==> flow/design.v <==
`timescale 1ns / 1ps
module PCPU(
	input clock,
	input enable,
	input reset,
	input start,
	input [15:0] d_datain,
	input [15:0] i_datain,
	input [3:0] select_y,
	output wire [7:0] d_addr,
	output wire [15:0] d_dataout,
	output wire d_we,
	output wire [7:0] i_addr,
	output reg [15:0] y
);
reg state,next_state;
reg [7:0] pc;
reg [15:0] id_ir,ex_ir,mem_ir,wb_ir;
reg [15:0] reg_A, reg_B, reg_C, reg_C1, smdr, smdr1, ALUo; 
reg dw, zf, nf, cf, cin;
reg [15:0] gr[0:7];
assign d_dataout = smdr1;
assign d_we = dw;
assign d_addr = reg_C[7:0];
assign i_addr = pc;
always @(posedge clock or negedge reset)
	begin
		if (!reset)
			state <= 1'b0;
		else
			state <= next_state;
	end
always @(*)
	begin
		case (state)
			1'b0 : 
				if ((enable == 1'b1) && (start == 1'b1))  
					next_state <= 1'b1;
				else	
					next_state <= 1'b0;
			1'b1 :
				if ((enable == 1'b0) || (wb_ir[15:11] == 5'b00001)) 
					next_state <= 1'b0;
				else
					next_state <= 1'b1;
		endcase
	end
always @(posedge clock or negedge reset)
	begin
		if (!reset)
			begin
				id_ir <= 16'b0000_0000_0000_0000;
				pc <= 8'b0000_0000;
			end
		else if (state ==1'b1)
			begin	
            if((ex_ir[15:11] == 5'b11010 && zf == 1'b1) || (ex_ir[15:11] == 5'b11100 && nf == 1'b1)
				    ||(ex_ir[15:11] == 5'b11011 && zf == 1'b0) || (ex_ir[15:11] == 5'b11101 && nf == 1'b0)
					 ||(ex_ir[15:11] == 5'b11110 && cin == 1'b1) || (ex_ir[15:11] == 5'b11111 && cin == 1'b0)
					 || ex_ir[15:11] == 5'b11001)
					begin
					   pc <= ALUo[7:0];
					   id_ir <= 16'b0; 
				   end
				else if(id_ir[15:11] == 5'b11000)
				   begin
                  pc <= id_ir[7:0];	 
					   id_ir <= 16'b0;
               end
				else if(id_ir[15:11] == 5'b00001)  
					begin 
					   pc <= pc; 
					   id_ir <= id_ir; 
					end		
				else if((id_ir[15:11] == 5'b00010)&&(i_datain[15:11]!=5'b11000)&&(i_datain[15:11]!=5'b00000)&&(i_datain[15:11]!=5'b00001)) 
		         begin
		           if((id_ir[10:8]==i_datain[2:0])&&((i_datain[15:11]==5'b01000)||(i_datain[15:11]==5'b10001)
					   ||(i_datain[15:11]==5'b01010)||(i_datain[15:11]==5'b10010)||(i_datain[15:11]==5'b01100)||(i_datain[15:11]==5'b01101)
						||(i_datain[15:11]==5'b01110)||(i_datain[15:11]==5'b01111)))
			           begin
			             pc <= pc;
			             id_ir <= 16'b0;
			           end
			        else if((id_ir[10:8]==i_datain[6:4])&&((i_datain[15:11]==5'b00010)||(i_datain[15:11]==5'b00011)||(i_datain[15:11]==5'b01000)
				      ||(i_datain[15:11]==5'b10001)||(i_datain[15:11]==5'b01010)||(i_datain[15:11]==5'b10010)||(i_datain[15:11]==5'b01101)
						||(i_datain[15:11]==5'b01110)||(i_datain[15:11]==5'b01111)||(i_datain[15:11]==5'b01100)||(i_datain[15:11]==5'b00100)
						||(i_datain[15:11]==5'b00110)||(i_datain[15:11]==5'b00101)||(i_datain[15:11]==5'b00111)))
			           begin
			             pc <= pc;
			             id_ir <= 16'b0;
			           end
		           else if((id_ir[10:8]==i_datain[10:8])&&((i_datain[15:11]==5'b00011)||(i_datain[15:11]==5'b10000)
				      ||(i_datain[15:11]==5'b01011)||(i_datain[15:11]==5'b11001)||(i_datain[15:11]==5'b11010)||(i_datain[15:11]==5'b11011)
					   ||(i_datain[15:11]==5'b11100)||(i_datain[15:11]==5'b11101)||(i_datain[15:11]==5'b11110)||(i_datain[15:11]==5'b11111)||(i_datain[15:11]==5'b01001)))
			           begin
			             pc <= pc;
			             id_ir <= 16'b0;
			           end
					  else
					     begin
						    pc <= pc + 1'b1;
			             id_ir <= i_datain;
						  end
				   end
				else
				   begin
					   pc <= pc + 1'b1;
					   id_ir <= i_datain;
					end
			end
         else if(state==1'b0)
				begin
				   id_ir <= id_ir;
					pc <= pc;
				end			
	end
always @(posedge clock or negedge reset)
	begin
		if (!reset)
			begin
				ex_ir <= 16'b0000_0000_0000_0000;
				reg_A <= 16'b0000_0000_0000_0000;
				reg_B <= 16'b0000_0000_0000_0000; 
				smdr <= 16'b0000_0000_0000_0000;
			end
		else if(state == 1'b1 && ((ex_ir[15:11]==5'b11010 && zf==1'b1) ||(ex_ir[15:11]==5'b11011 && zf==1'b0) 
		      ||(ex_ir[15:11]==5'b11100 && nf==1'b1) || (ex_ir[15:11]==5'b11101 && nf==1'b0) ||(ex_ir[15:11]==5'b11110 && cin==1'b1)
            ||(ex_ir[15:11]==5'b11111 && cin==1'b0) || ex_ir[15:11]==5'b11001))
              ex_ir <= 16'b0;
      else if (state == 1'b1)
			begin
				ex_ir <= id_ir;
				if ((id_ir[15:11] == 5'b11010) || (id_ir[15:11] == 5'b11011) || (id_ir[15:11] == 5'b11100) || (id_ir[15:11] == 5'b11101) 
				  || (id_ir[15:11] == 5'b11110) || (id_ir[15:11] == 5'b11111) || (id_ir[15:11] == 5'b10000) || (id_ir[15:11] == 5'b01001) 
				  || (id_ir[15:11] == 5'b01011) || (id_ir[15:11] == 5'b11001)) 
				  begin
				   if(id_ir[10:8]==ex_ir[10:8]&&(ex_ir[15:11] == 5'b01000 || ex_ir[15:11] == 5'b10000 || ex_ir[15:11] == 5'b01001 || ex_ir[15:11] == 5'b01010
						  || ex_ir[15:11] == 5'b01011 || ex_ir[15:11] == 5'b10001 || ex_ir[15:11] == 5'b10010 || ex_ir[15:11] == 5'b01101 
						  || ex_ir[15:11] == 5'b01110 || ex_ir[15:11] == 5'b01111 || ex_ir[15:11] == 5'b00100 || ex_ir[15:11] == 5'b00110
						  || ex_ir[15:11] == 5'b00101 || ex_ir[15:11] == 5'b00111 ))
					   reg_A <= ALUo; 
					else if(id_ir[10:8] == mem_ir[10:8]&&(mem_ir[15:11] == 5'b01000 || mem_ir[15:11] == 5'b10000 || mem_ir[15:11] == 5'b01001 
						    || mem_ir[15:11] == 5'b01010 || mem_ir[15:11] == 5'b01011 || mem_ir[15:11] == 5'b10001 
							 || mem_ir[15:11] == 5'b10010 || mem_ir[15:11] == 5'b01101 || mem_ir[15:11] == 5'b01110 || mem_ir[15:11] == 5'b01111 
							 || mem_ir[15:11] == 5'b00100 || mem_ir[15:11] == 5'b00110 || mem_ir[15:11] == 5'b00101 || mem_ir[15:11] == 5'b00111 
							 || mem_ir[15:11] == 5'b00010))
						     begin
							     if(mem_ir[15:11]==5'b00010)   
		                       reg_A <= d_datain;
		                    else
	                          reg_A <= reg_C;  
                       end
               else if(wb_ir[10:8] == id_ir[10:8]&&(wb_ir[15:11] == 5'b01000 || wb_ir[15:11] == 5'b10000 || wb_ir[15:11] == 5'b01001 || wb_ir[15:11] == 5'b01010
						    || wb_ir[15:11] == 5'b01011 || wb_ir[15:11] == 5'b10001 || wb_ir[15:11] == 5'b10010 || wb_ir[15:11] == 5'b01101 
						    || wb_ir[15:11] == 5'b01110 || wb_ir[15:11] == 5'b01111 || wb_ir[15:11] == 5'b00100 || wb_ir[15:11] == 5'b00110
						    || wb_ir[15:11] == 5'b00101 || wb_ir[15:11] == 5'b00111 || wb_ir[15:11] == 5'b00010 ))
                       reg_A <= reg_C1;					
					else
					   reg_A <= gr[(id_ir[10:8])]; 
				  end
				else if(id_ir[15:11] == 5'b00010 || id_ir[15:11] == 5'b00011 || id_ir[15:11] == 5'b01000 || id_ir[15:11] == 5'b01010 
				        || id_ir[15:11] == 5'b10001 || id_ir[15:11] == 5'b10010 || id_ir[15:11] == 5'b01100 || id_ir[15:11] == 5'b01101 
						  || id_ir[15:11] == 5'b01110 || id_ir[15:11] == 5'b01111 || id_ir[15:11] == 5'b00100 || id_ir[15:11] == 5'b00110 
						  || id_ir[15:11] == 5'b00101 || id_ir[15:11] == 5'b00111) 
				    begin
					   if( (ex_ir[15:11] == 5'b01000 || ex_ir[15:11] == 5'b10000 || ex_ir[15:11] == 5'b01001 || ex_ir[15:11] == 5'b01010
						  || ex_ir[15:11] == 5'b01011 || ex_ir[15:11] == 5'b10001 || ex_ir[15:11] == 5'b10010 || ex_ir[15:11] == 5'b01101 
						  || ex_ir[15:11] == 5'b01110 || ex_ir[15:11] == 5'b01111 || ex_ir[15:11] == 5'b00100 || ex_ir[15:11] == 5'b00110
						  || ex_ir[15:11] == 5'b00101 || ex_ir[15:11] == 5'b00111 )&& ex_ir[10:8] == id_ir[6:4])
						    reg_A <= ALUo;
						else if( (mem_ir[15:11] == 5'b01000 || mem_ir[15:11] == 5'b10000 || mem_ir[15:11] == 5'b01001 
						      || mem_ir[15:11] == 5'b01010 || mem_ir[15:11] == 5'b01011 || mem_ir[15:11] == 5'b10001 
							   || mem_ir[15:11] == 5'b10010 || mem_ir[15:11] == 5'b01101 || mem_ir[15:11] == 5'b01110 || mem_ir[15:11] == 5'b01111 
							   || mem_ir[15:11] == 5'b00100 || mem_ir[15:11] == 5'b00110 || mem_ir[15:11] == 5'b00101 || mem_ir[15:11] == 5'b00111 
							   || mem_ir[15:11] == 5'b00010)&& mem_ir[10:8] == id_ir[6:4])
							     if(mem_ir[15:11]==5'b00010)
	                          reg_A <= d_datain;
	                       else
							        reg_A <= reg_C;
						else if( (wb_ir[15:11] == 5'b01000 || wb_ir[15:11] == 5'b10000 || wb_ir[15:11] == 5'b01001 || wb_ir[15:11] == 5'b01010
						    || wb_ir[15:11] == 5'b01011 || wb_ir[15:11] == 5'b10001 || wb_ir[15:11] == 5'b10010 || wb_ir[15:11] == 5'b01101 
						    || wb_ir[15:11] == 5'b01110 || wb_ir[15:11] == 5'b01111 || wb_ir[15:11] == 5'b00100 || wb_ir[15:11] == 5'b00110
						    || wb_ir[15:11] == 5'b00101 || wb_ir[15:11] == 5'b00111 || wb_ir[15:11] == 5'b00010 )&& wb_ir[10:8] == id_ir[6:4])
							 reg_A <= reg_C1;
						else
						    reg_A <= gr[id_ir[6:4]]; 
					 end	
			   else if((mem_ir[15:11]==5'b11010 && zf==1'b1) ||(mem_ir[15:11]==5'b11011 && zf==1'b0) 
		          ||(mem_ir[15:11]==5'b11100 && nf==1'b1) || (mem_ir[15:11]==5'b11101 && nf==1'b0) ||(mem_ir[15:11]==5'b11110 && cin==1'b1)
                ||(mem_ir[15:11]==5'b11111 && cin==1'b0) || mem_ir[15:11]==5'b11001)
                    reg_A <= 16'b0;  
				else if(id_ir[15:11] == 5'b11000)
					reg_A <= 16'b0;
				else
					reg_A <= gr[id_ir[6:4]]; 
				if (id_ir[15:11] == 5'b00010 || id_ir[15:11] == 5'b00011 || id_ir[15:11] == 5'b00100 || (id_ir[15:11] == 5'b00110) 
				  || (id_ir[15:11] == 5'b00101) || (id_ir[15:11] == 5'b00111))
					reg_B <= {12'b0000_0000_0000, id_ir[3:0]}; 
				else if ((id_ir[15:11] == 5'b11010) || (id_ir[15:11] == 5'b11011) || (id_ir[15:11] == 5'b11100) || (id_ir[15:11] == 5'b11101)
				      || (id_ir[15:11] == 5'b11110) || (id_ir[15:11] == 5'b11111)
				      || (id_ir[15:11] == 5'b01001) || (id_ir[15:11] == 5'b01011) || (id_ir[15:11] == 5'b11001))
					reg_B <= {8'b0000_0000, id_ir[7:0]}; 
				else if(id_ir[15:11] == 5'b10000)
				   reg_B <= {id_ir[7:0], 8'b0000_0000}; 
				else if(id_ir[15:11] == 5'b01000 || id_ir[15:11] == 5'b01010 || id_ir[15:11] == 5'b10001 || id_ir[15:11] == 5'b10010 
				    || id_ir[15:11] == 5'b01100 || id_ir[15:11] == 5'b01101 || id_ir[15:11] == 5'b01110 || id_ir[15:11] == 5'b01111)
				   begin
					   if( (ex_ir[15:11] == 5'b01000 || ex_ir[15:11] == 5'b10000 || ex_ir[15:11] == 5'b01001 || ex_ir[15:11] == 5'b01010
						  || ex_ir[15:11] == 5'b01011 || ex_ir[15:11] == 5'b10001 || ex_ir[15:11] == 5'b10010 || ex_ir[15:11] == 5'b01101 
						  || ex_ir[15:11] == 5'b01110 || ex_ir[15:11] == 5'b01111 || ex_ir[15:11] == 5'b00100 || ex_ir[15:11] == 5'b00110
						  || ex_ir[15:11] == 5'b00101 || ex_ir[15:11] == 5'b00111 )&& ex_ir[10:8] == id_ir[2:0])
						    reg_B <= ALUo;
						else if( (mem_ir[15:11] == 5'b01000 || mem_ir[15:11] == 5'b10000 || mem_ir[15:11] == 5'b01001 
						   || mem_ir[15:11] == 5'b00010 || mem_ir[15:11] == 5'b01010 || mem_ir[15:11] == 5'b01011 || mem_ir[15:11] == 5'b10001 
							|| mem_ir[15:11] == 5'b10010 || mem_ir[15:11] == 5'b01101 || mem_ir[15:11] == 5'b01110 || mem_ir[15:11] == 5'b01111
							|| mem_ir[15:11] == 5'b00100 || mem_ir[15:11] == 5'b00110 || mem_ir[15:11] == 5'b00101 || mem_ir[15:11] == 5'b00111 )
							&& mem_ir[10:8] == id_ir[2:0])
                      begin
		                   if(mem_ir[15:11]==5'b00010)
		                       reg_B <= d_datain;
		                   else
		                       reg_B <= reg_C;
                      end
						else if( (wb_ir[15:11] == 5'b01000 || wb_ir[15:11] == 5'b10000 || wb_ir[15:11] == 5'b01001 || wb_ir[15:11] == 5'b01010
						   || wb_ir[15:11] == 5'b01011 || wb_ir[15:11] == 5'b10001 || wb_ir[15:11] == 5'b10010 || wb_ir[15:11] == 5'b01101 
						   || wb_ir[15:11] == 5'b01110 || wb_ir[15:11] == 5'b01111 || wb_ir[15:11] == 5'b00100 || wb_ir[15:11] == 5'b00110
						   || wb_ir[15:11] == 5'b00101 || wb_ir[15:11] == 5'b00111 || wb_ir[15:11] == 5'b00010)&& wb_ir[10:8] == id_ir[2:0])
							 reg_B <= reg_C1;
						else
						    reg_B <= gr[id_ir[2:0]]; 
					 end
				else if((mem_ir[15:11]==5'b11010 && zf==1'b1) ||(mem_ir[15:11]==5'b11011 && zf==1'b0) 
		          ||(mem_ir[15:11]==5'b11100 && nf==1'b1) || (mem_ir[15:11]==5'b11101 && nf==1'b0) ||(mem_ir[15:11]==5'b11110 && cin==1'b1)
                ||(mem_ir[15:11]==5'b11111 && cin==1'b0) || mem_ir[15:11]==5'b11001)
                    reg_B <= 16'b0; 
				else if(id_ir[15:11] == 5'b11000)
				   reg_B <= 16'b0;
				else
					reg_B <= gr[id_ir[2:0]]; 
			   if (id_ir[15:11] == 5'b00011)
				   begin
					  if(id_ir[10:8] == ex_ir[10:8] && (ex_ir[15:11] == 5'b01000 || ex_ir[15:11] == 5'b10000 || ex_ir[15:11] == 5'b01001 
					     || ex_ir[15:11] == 5'b01010 || ex_ir[15:11] == 5'b01011 || ex_ir[15:11] == 5'b10001 || ex_ir[15:11] == 5'b10010 
					     || ex_ir[15:11] == 5'b01101 || ex_ir[15:11] == 5'b01110 || ex_ir[15:11] == 5'b01111 || ex_ir[15:11] == 5'b00100 
					     || ex_ir[15:11] == 5'b00110 || ex_ir[15:11] == 5'b00101 || ex_ir[15:11] == 5'b00111 ))
						   smdr <= ALUo;
					  else if(id_ir[10:8] == mem_ir[10:8] && (mem_ir[15:11] == 5'b01000 || mem_ir[15:11] == 5'b10000 
					     || mem_ir[15:11] == 5'b01001 || mem_ir[15:11] == 5'b01010 || mem_ir[15:11] == 5'b01011 || mem_ir[15:11] == 5'b10001 
						  || mem_ir[15:11] == 5'b10010 || mem_ir[15:11] == 5'b01101 || mem_ir[15:11] == 5'b01110 || mem_ir[15:11] == 5'b01111
						  || mem_ir[15:11] == 5'b00100 || mem_ir[15:11] == 5'b00110 || mem_ir[15:11] == 5'b00101 || mem_ir[15:11] == 5'b00111
						  || mem_ir[15:11] == 5'b00010))
						   begin
		                  if(mem_ir[15:11]==5'b00010)
		                      smdr <= d_datain;
		                  else
		                      smdr <= reg_C;                  
                     end
					  else if(id_ir[10:8] == wb_ir[10:8] && (wb_ir[15:11] == 5'b01000 || wb_ir[15:11] == 5'b10000 
					     || wb_ir[15:11] == 5'b00010 || wb_ir[15:11] == 5'b01001 || wb_ir[15:11] == 5'b01010 || wb_ir[15:11] == 5'b01011 
						  || wb_ir[15:11] == 5'b10001 || wb_ir[15:11] == 5'b10010 || wb_ir[15:11] == 5'b01101 || wb_ir[15:11] == 5'b01110 
						  || wb_ir[15:11] == 5'b01111 || wb_ir[15:11] == 5'b00100 || wb_ir[15:11] == 5'b00110 || wb_ir[15:11] == 5'b00101 
						  || wb_ir[15:11] == 5'b00111 ))
						   smdr <= reg_C1;
					  else
					      smdr <= gr[id_ir[10:8]];
					end
				else
				    smdr <= gr[id_ir[10:8]];
			end
   end
reg signed [15:0] reg_A1; 
always @(*)
begin
  reg_A1 <= reg_A;
end
always @(*)
	begin
	  if(ex_ir[15:11] == 5'b01000 || ex_ir[15:11] == 5'b10000 || ex_ir[15:11] == 5'b01001) 
	     {cf, ALUo} <= reg_A + reg_B;
	  else if(ex_ir[15:11] == 5'b01100 || (ex_ir[15:11] == 5'b01010) || (ex_ir[15:11] == 5'b01011))
	     {cf, ALUo} <= reg_A - reg_B;
	  else if(ex_ir[15:11] == 5'b10001)
	     {cf, ALUo} <= reg_A + reg_B + cin;
	  else if(ex_ir[15:11] == 5'b10010)
	     {cf, ALUo} <= reg_A - reg_B - cin;
     else if(ex_ir[15:11] == 5'b01101)
        {cf, ALUo} <= reg_A & reg_B; 	  
	  else if(ex_ir[15:11] == 5'b01110)
	     {cf, ALUo} <= reg_A | reg_B;
	  else if(ex_ir[15:11] == 5'b01111)
	     {cf, ALUo} <= reg_A ^ reg_B;
	  else if(ex_ir[15:11] == 5'b00100)
	     {cf, ALUo} <= reg_A << reg_B;
	  else if(ex_ir[15:11] == 5'b00110)
	     {cf, ALUo} <= reg_A >> reg_B;
	  else if(ex_ir[15:11] == 5'b00101)
	     {cf, ALUo} <= reg_A <<< reg_B;
	  else if(ex_ir[15:11] == 5'b00111)
	     {cf, ALUo} <= reg_A1 >>> reg_B;
	  else if(ex_ir[15:11] == 5'b00010 || ex_ir[15:11] == 5'b00011 
	         || ex_ir[15:11] == 5'b11100 || ex_ir[15:11] == 5'b11101 || ex_ir[15:11] == 5'b11010 || ex_ir[15:11] == 5'b11011
				|| ex_ir[15:11] == 5'b11110 || ex_ir[15:11] == 5'b11111 || ex_ir[15:11] == 5'b11001)
		  {cf, ALUo} <= reg_A + reg_B;
	  else 
	     {cf, ALUo} <= 17'b0;
	end		
always @(posedge clock or negedge reset)
	begin
		if (!reset)
			begin
				mem_ir <= 16'b0000_0000_0000_0000;
				reg_C <= 16'b0000_0000_0000_0000;
				smdr1 <= 16'b0000_0000_0000_0000;
				zf <= 1'b0;
				nf <= 1'b0;
				cin <= 1'b0;
				dw <= 1'b0;
			end	
	   else if (state == 1'b1)
			begin
				mem_ir <= ex_ir;
				reg_C <= ALUo;
				if ((ex_ir[15:11] == 5'b01000) || (ex_ir[15:11] == 5'b01100) || (ex_ir[15:11] == 5'b10000) || (ex_ir[15:11] == 5'b01001) 
				 || (ex_ir[15:11] == 5'b10001) || (ex_ir[15:11] == 5'b01010) || (ex_ir[15:11] == 5'b01011) || (ex_ir[15:11] == 5'b10010))
					begin
						if (ALUo == 16'b0000_0000_0000_0000)
							zf <= 1'b1; 
						else
							zf <= 1'b0;
						if (ALUo[15] == 1'b1) 
							nf <= 1'b1;
						else
							nf <= 1'b0;
					end
				else
				  begin
				     zf <= zf;
					  nf <= nf;
				  end
				if ((ex_ir[15:11] == 5'b01000) || (ex_ir[15:11] == 5'b10000) || (ex_ir[15:11] == 5'b01001) || (ex_ir[15:11] == 5'b10001)
				 || (ex_ir[15:11] == 5'b01010) || (ex_ir[15:11] == 5'b01011) || (ex_ir[15:11] == 5'b10010))					
					  cin <= cf;
				else
					  cin <= cin; 
				if (ex_ir[15:11] == 5'b00011)
					begin
						dw <= 1'b1; 
						smdr1 <= smdr;
					end
				else
				   begin
					   dw <= 1'b0;
						smdr1 <= 16'b0;
					end
			end
   end	  
always @(posedge clock or negedge reset)
	begin
		if (!reset)
			begin
				wb_ir <= 16'b0000_0000_0000_0000;
				reg_C1 <= 16'b0000_0000_0000_0000;
			end	
		else if (state == 1'b1)
			begin
				wb_ir <= mem_ir;
				if (mem_ir[15:11] == 5'b00010)
						reg_C1 <= d_datain;
				else
						reg_C1 <= reg_C;
			end
   end		
always @(posedge clock or negedge reset)
	begin
		if (!reset)
			begin
				gr[7] <= 16'b0000_0000_0000_0000;
				gr[6] <= 16'b0000_0000_0000_0000;
				gr[5] <= 16'b0000_0000_0000_0000;
				gr[4] <= 16'b0000_0000_0000_0000;
				gr[3] <= 16'b0000_0000_0000_0000;
				gr[2] <= 16'b0000_0000_0000_0000;
				gr[1] <= 16'b0000_0000_0000_0000;
				gr[0] <= 16'b0000_0000_0000_0000;
			end	
		else if (state == 1'b1)
			begin
				if ((wb_ir[15:11] == 5'b00010) || (wb_ir[15:11] == 5'b01000) || (wb_ir[15:11] == 5'b10000) || (wb_ir[15:11] == 5'b01001)
				 || (wb_ir[15:11] == 5'b10001) || (wb_ir[15:11] == 5'b01010) || (wb_ir[15:11] == 5'b01011) || (wb_ir[15:11] == 5'b10010)
				 ||(wb_ir[15:11] == 5'b01101) ||(wb_ir[15:11] == 5'b01110) ||(wb_ir[15:11] == 5'b01111) || (wb_ir[15:11] == 5'b00100)
				 ||(wb_ir[15:11] == 5'b00110) ||(wb_ir[15:11] == 5'b00101) || (wb_ir[15:11] == 5'b00111))
					gr[wb_ir[10:8]] <= reg_C1; 
				else
				   gr[wb_ir[10:8]] <= gr[wb_ir[10:8]];
			end
   end		
always @(*)
begin
	case(select_y)
		4'b0000: y <= pc;
		4'b0001: y <= id_ir;
		4'b0010: y <= reg_A;
		4'b0011: y <= reg_B;
		4'b0100: y <= reg_C;
		4'b0101: y <= reg_C1;
		4'b0110: y <= {15'b000000000000000,zf};
		4'b0111: y <= {15'b000000000000000,cin};
		4'b1000: y <= {15'b000000000000000,nf};
		4'b1001: y <= gr[1];
		4'b1010: y <= gr[2];
		4'b1011: y <= gr[3];
		4'b1100: y <= gr[4];
		4'b1101: y <= gr[5];
		4'b1110: y <= gr[6];
		4'b1111: y <= gr[7];
endcase
end
endmodule
Step by step through the tools: PCPU
The steps from the RTL of PCPU to its reports follow in flow order. Lines are those of the file above, counted from 1. Library cell names are shortened. The mark -- stands for no value.

Design top: PCPU. Clock port: clock. Cell library: sky130hd. Library corner: tt_025C_1v80.

Word level
Source: Yosys, flattened and elaborated. Widths are those after wreduce. Registers that Yosys merges into a memory's read port (data or address) are not register bits. Print and check cells do not count.

Under word width x clocked read ports stands 0. The entry for flip-flop bits (word level) reads 301. Bits in read-only memories: 0. The entry for output and inout port bits reads 49. Memories kept: 0. Under bits in latches stands 0. The entry for bits in writable memories reads 0. For input bits the number is 40.

The entry for reduce/logical cells reads 237. Under divide/modulo/power cells stands 0. Add/sub/neg operators: 5. The figure for mux-type cells is 88. Eq/ne operators: 174. The figure for shift operators is 4. The entry for bitwise gates (word level) reads 9. Order comparisons: 0. The figure for multipliers is 0.

Operators by type and width (number): two-way mux 16 bit (58); parallel mux 16 bit (select 8 bit) (3); parallel mux 16 bit (select 16 bit) (1); equality test 5 bit with constant B (44); two-way mux 17 bit (12); equality test 5 x 4 -> 1 bit with constant B (38); logical OR 1 bit (186); parallel mux 16 bit (select 7 bit) (1); equality test 5 x 3 -> 1 bit with constant B (20); two-way mux 8 bit (7); equality test 3 bit with constant B (16); equality test 5 x 2 -> 1 bit with constant B (8); equality test 3 bit (13); equality test 4 bit with constant B (8); logical AND 1 bit (30); AND reduction 2 bit (12); equality test 3 x 2 -> 1 bit with constant B (8); adder 16 x 16 -> 17 bit (1); subtractor 16 x 16 -> 17 bit (1); << shifter 16 x 16 -> 17 bit (1); >> shifter 16 x 16 -> 17 bit (1); <<< shifter 16 x 16 -> 17 bit (1); >>> shifter 16 x 16 -> 17 bit (1); adder 17 x 1 -> 17 bit (1); subtractor 17 x 1 -> 17 bit (1); bitwise AND 16 bit (1); bitwise OR 16 bit (1); XOR 16 bit (1).

Not listed: further kinds 19, cells in them 41.

Longest topological paths
Longest topological path by Yosys (ltp), each cell counted once; first at word level (registers and memories cut), then after technology mapping (sequential cells cut; the memories' decode and read muxes count).

The figure for word-level depth is 26. Under ABC_AREA stands 0. For mapped depth the number is 18. The figure for gate-level depth less buffers is 15.

Netlist
Yosys stat after the flow's synthesis: flattened, memories mapped to cells. It holds for the ABC_AREA given above (unset counts as 0); a run with the other value may have another netlist. The area totals of this step are shown rounded.

The entry for mapped area reads 26000 um2. Flip-flops: 277. Under standard cells after synthesis stands 3175. For buffers the number is 280.

Cells by type: dfrtp_1 (number 277, total area 6.93E+03 um2); mux4_2 (number 73, total area 1.64E+03 um2); o21ai_0 (number 304, total area 1.52E+03 um2); nand2_1 (number 352, total area 1.32E+03 um2); mux2i_1 (number 112, total area 1.12E+03 um2); nor2_1 (number 293, total area 1.1E+03 um2); a21oi_1 (number 207, total area 1.04E+03 um2); clkbuf_1 (number 213, total area 799.517 um2); mux2_2 (number 71, total area 799.517 um2); a22o_1 (number 90, total area 788.256 um2); ha_1 (number 53, total area 663.136 um2); a221oi_1 (number 74, total area 648.122 um2); nand3_1 (number 86, total area 430.413 um2); xor2_1 (number 44, total area 385.37 um2); o211ai_1 (number 48, total area 360.346 um2); a211oi_1 (number 46, total area 345.331 um2); a22oi_1 (number 46, total area 345.331 um2); inv_1 (number 90, total area 337.824 um2).

Other cell types: 83; their cells: 696.

Timing after synthesis
Path of least setup slack by OpenSTA after synthesis, without wires, with an ideal clock, recovery checks aside; 20% of the period is set as input and as output delay. Where synthesis merged equal registers, the netlist keeps one of their names.

Path kind: reg-to-reg. From: register reg_B[2]. To: register zf. Path slack: 1.283 ns. Under clock period stands 5.5 ns. Setup time: 0.077 ns. Under arrival time stands 4.140 ns. Under path delay stands 4.217 ns. The figure for driving pins on the path is 18. For path buffers the number is 4. Under time at the first pin stands 0.000 ns. The figure for synthesis period reached is 4.217 ns.

"path delay" is the arrival time less input delay plus setup time. "driving pins on the path": output pins that drive a net of the path, with the launching flip-flop's if there is one; two outputs of one cell count as two. "synthesis period reached" is the clock period less the worst setup slack; recovery checks do not enter. This is arithmetic on one report: input and output delays are still those of the set period (20% each). The rows between start and end are the longest chain of elaborated cells between them; the timing report does not say that the signal goes this way. Where chains are equally long, one stands for them. Each line given opens the expression or statement behind the cell; cells for indexed reads and writes are added by Yosys, which also makes memories of some case tables. A register here has more assigning lines than the two given.

Cell sequence: dfrtp_1 > buf_2 > inv_2 > buf_2 > buf_1 > ha_1 > buf_6 > a21o_1 > a31oi_1 > nand4_1 > nor4_2 > nor4b_4 > xnor2_1 > nor2_1 > a2111oi_2 > nor4b_1 > nand4_1 > o21ai_1. The entry for cells in the longest elaborated chain reads 15.

RTL lines, path after synthesis: start: declaration (RTL line 19) `reg [15:0] reg_A, reg_B, reg_C, reg_C1, smdr, smdr1, ALUo;`; start: assignment (RTL line 198) `reg_B <= {12'b0000_0000_0000, id_ir[3:0]};`; start: assignment (RTL line 202) `reg_B <= {8'b0000_0000, id_ir[7:0]};`; adder 16 x 16 -> 17 bit (RTL line 303) `{cf, ALUo} <= reg_A + reg_B;`; two-way mux 17 bit (RTL line 300) `else if(ex_ir[15:11] == 5'b00010 || ex_ir[15:11] == 5'b00011`; two-way mux 17 bit (RTL line 298) `else if(ex_ir[15:11] == 5'b00111)`; two-way mux 17 bit (RTL line 296) `else if(ex_ir[15:11] == 5'b00101)`; two-way mux 17 bit (RTL line 294) `else if(ex_ir[15:11] == 5'b00110)`; two-way mux 17 bit (RTL line 292) `else if(ex_ir[15:11] == 5'b00100)`; two-way mux 17 bit (RTL line 290) `else if(ex_ir[15:11] == 5'b01111)`; two-way mux 17 bit (RTL line 288) `else if(ex_ir[15:11] == 5'b01110)`; two-way mux 17 bit (RTL line 286) `else if(ex_ir[15:11] == 5'b01101)`; two-way mux 17 bit (RTL line 284) `else if(ex_ir[15:11] == 5'b10010)`; two-way mux 17 bit (RTL line 282) `else if(ex_ir[15:11] == 5'b10001)`; two-way mux 17 bit (RTL line 280) `else if(ex_ir[15:11] == 5'b01100 || (ex_ir[15:11] == 5'b01010) || (ex_ir[15:11] == 5'b01011))`; two-way mux 17 bit (RTL line 278) `if(ex_ir[15:11] == 5'b01000 || ex_ir[15:11] == 5'b10000 || ex_ir[15:11] == 5'b01001)`; logical NOT 16 bit (RTL line 326) `if (ALUo == 16'b0000_0000_0000_0000)`; two-way mux 1 bit (RTL line 326); end: assignment (RTL line 327) `zf <= 1'b1;`; end: assignment (RTL line 337) `zf <= zf;`; end: declaration (RTL line 20) `reg dw, zf, nf, cf, cin;`.

Timing after layout
From the final timing report of flow run 1: the path of least setup slack in the routed layout; clock arrival at registers is part of the times.

Path kind: reg-to-output. From: register id_ir[2]. To: output port y[2]. Under time at the first pin stands 0.59 ns. Under clock period stands 5.5 ns. Path slack: -0.11 ns. For path buffers the number is 5. The figure for driving pins on the path is 9. Under arrival time stands 4.51 ns. The figure for output delay is 1.10 ns.

The rows between start and end are the longest chain of elaborated cells between them; the timing report does not say that the signal goes this way. Where chains are equally long, one stands for them. A register here has more assigning lines than the two given.

Cell sequence: dfrtp_1 > clkbuf_1 > clkbuf_1 > buf_1 > clkbuf_2 > a22oi_1 > and4_1 > a31oi_1 > clkdlybuf4s50_1. The entry for cells in the longest elaborated chain reads 1.

RTL lines, path after layout: start: declaration (RTL line 18) `reg [15:0] id_ir,ex_ir,mem_ir,wb_ir;`; start: assignment (RTL line 73) `id_ir <= id_ir;`; start: assignment (RTL line 102) `id_ir <= i_datain;`; parallel mux 16 bit (select 16 bit) (RTL line 399) `case(select_y)`; end: declaration (RTL line 14) `output reg [15:0] y`.

Memo
Re: implementation data of PCPU

Record of 2 stored runs of the RTL-to-layout flow on PCPU, platform sky130hd. The runs are unordered. Constraints: input delay and output delay 20% of the set period each, output load 0.01 pF. "period achieved" is the run's clock period less its worst setup slack. It is reckoned from that one timing run; input and output delays stay at 20% of the period that was set. "allowed time less slack (worst setup path)" is the time allowed to the run's worst setup path (the clock period less input and output delay, where it has them) less its slack. Clock arrival times count: a late capture clock shortens it, a late launch clock lengthens it. "power consumption" rests on the timing tool's default activity at the inputs, not on a simulated workload. Results are given in rounded form.

Files of flow run 1:
==> flow/run.sh <==
#!/bin/bash
# the make line also repeats the synthesis and layout settings of config.mk as NAME=value (left out here)
make -C /OpenROAD-flow-scripts/flow DESIGN_CONFIG=/design/flow/config.mk WORK_HOME=/design/flow/orfs CLKGATE_MAP_FILE= finish
==> flow/config.mk <==
export PLATFORM = sky130hd
export DESIGN_NAME = PCPU
export DESIGN_NICKNAME = PCPU
export VERILOG_FILES = /design/flow/design.v
export SDC_FILE = /design/flow/constraint.sdc
export NUM_CORES = 4
export LEC_CHECK = 0
export CAP_MARGIN = 20
export CORE_MARGIN = 2
export CORE_UTILIZATION = 40
export GPL_ROUTABILITY_DRIVEN = 0
export GPL_TIMING_DRIVEN = 0
export SLEW_MARGIN = 20
==> flow/constraint.sdc <==
create_clock -name core_clock -period 5.5 [get_ports {clock}]
set_input_delay 1.1000 -clock core_clock [delete_from_list [all_inputs] [get_ports {clock}]]
set_output_delay 1.1000 -clock core_clock [all_outputs]
set_load 0.01 [all_outputs]

Results of flow run 1. The die area reads 66000 um2. The allowed time less slack (worst setup path) stands at 4.51 ns. Critical path type: reg-to-output. The power consumption comes to 24000 uW. The total negative setup slack reads -0.29 ns. The period achieved comes to 5.613 ns. The measured cell area after synthesis is 26000 um2. The measured standard-cell area after layout is 29000 um2. The worst setup slack after layout is -0.11 ns. The utilization in the final report is 0.46.

Files of flow run 2:
==> flow/run.sh <==
#!/bin/bash
# the make line also repeats the synthesis and layout settings of config.mk as NAME=value (left out here)
make -C /OpenROAD-flow-scripts/flow DESIGN_CONFIG=/design/flow/config.mk WORK_HOME=/design/flow/orfs CLKGATE_MAP_FILE= finish
==> flow/config.mk <==
export PLATFORM = sky130hd
export DESIGN_NAME = PCPU
export DESIGN_NICKNAME = PCPU
export VERILOG_FILES = /design/flow/design.v
export SDC_FILE = /design/flow/constraint.sdc
export NUM_CORES = 4
export LEC_CHECK = 0
export CAP_MARGIN = 20
export CELL_PAD_IN_SITES_DETAIL_PLACEMENT = 0
export CELL_PAD_IN_SITES_GLOBAL_PLACEMENT = 3
export CORE_MARGIN = 8
export CORE_UTILIZATION = 49
export GPL_ROUTABILITY_DRIVEN = 1
export MAX_ROUTING_LAYER = met4
export MIN_ROUTING_LAYER = met2
export PLACE_DENSITY_LB_ADDON = 0.12
export SETUP_SLACK_MARGIN = -0.11
export SLEW_MARGIN = 30
export TNS_END_PERCENT = 40
==> flow/constraint.sdc <==
create_clock -name core_clock -period 3.15 [get_ports {clock}]
set_input_delay 0.6300 -clock core_clock [delete_from_list [all_inputs] [get_ports {clock}]]
set_output_delay 0.6300 -clock core_clock [all_outputs]
set_load 0.01 [all_outputs]

Outcome of flow run 2: unfinished; error FLW-0024 in placement.
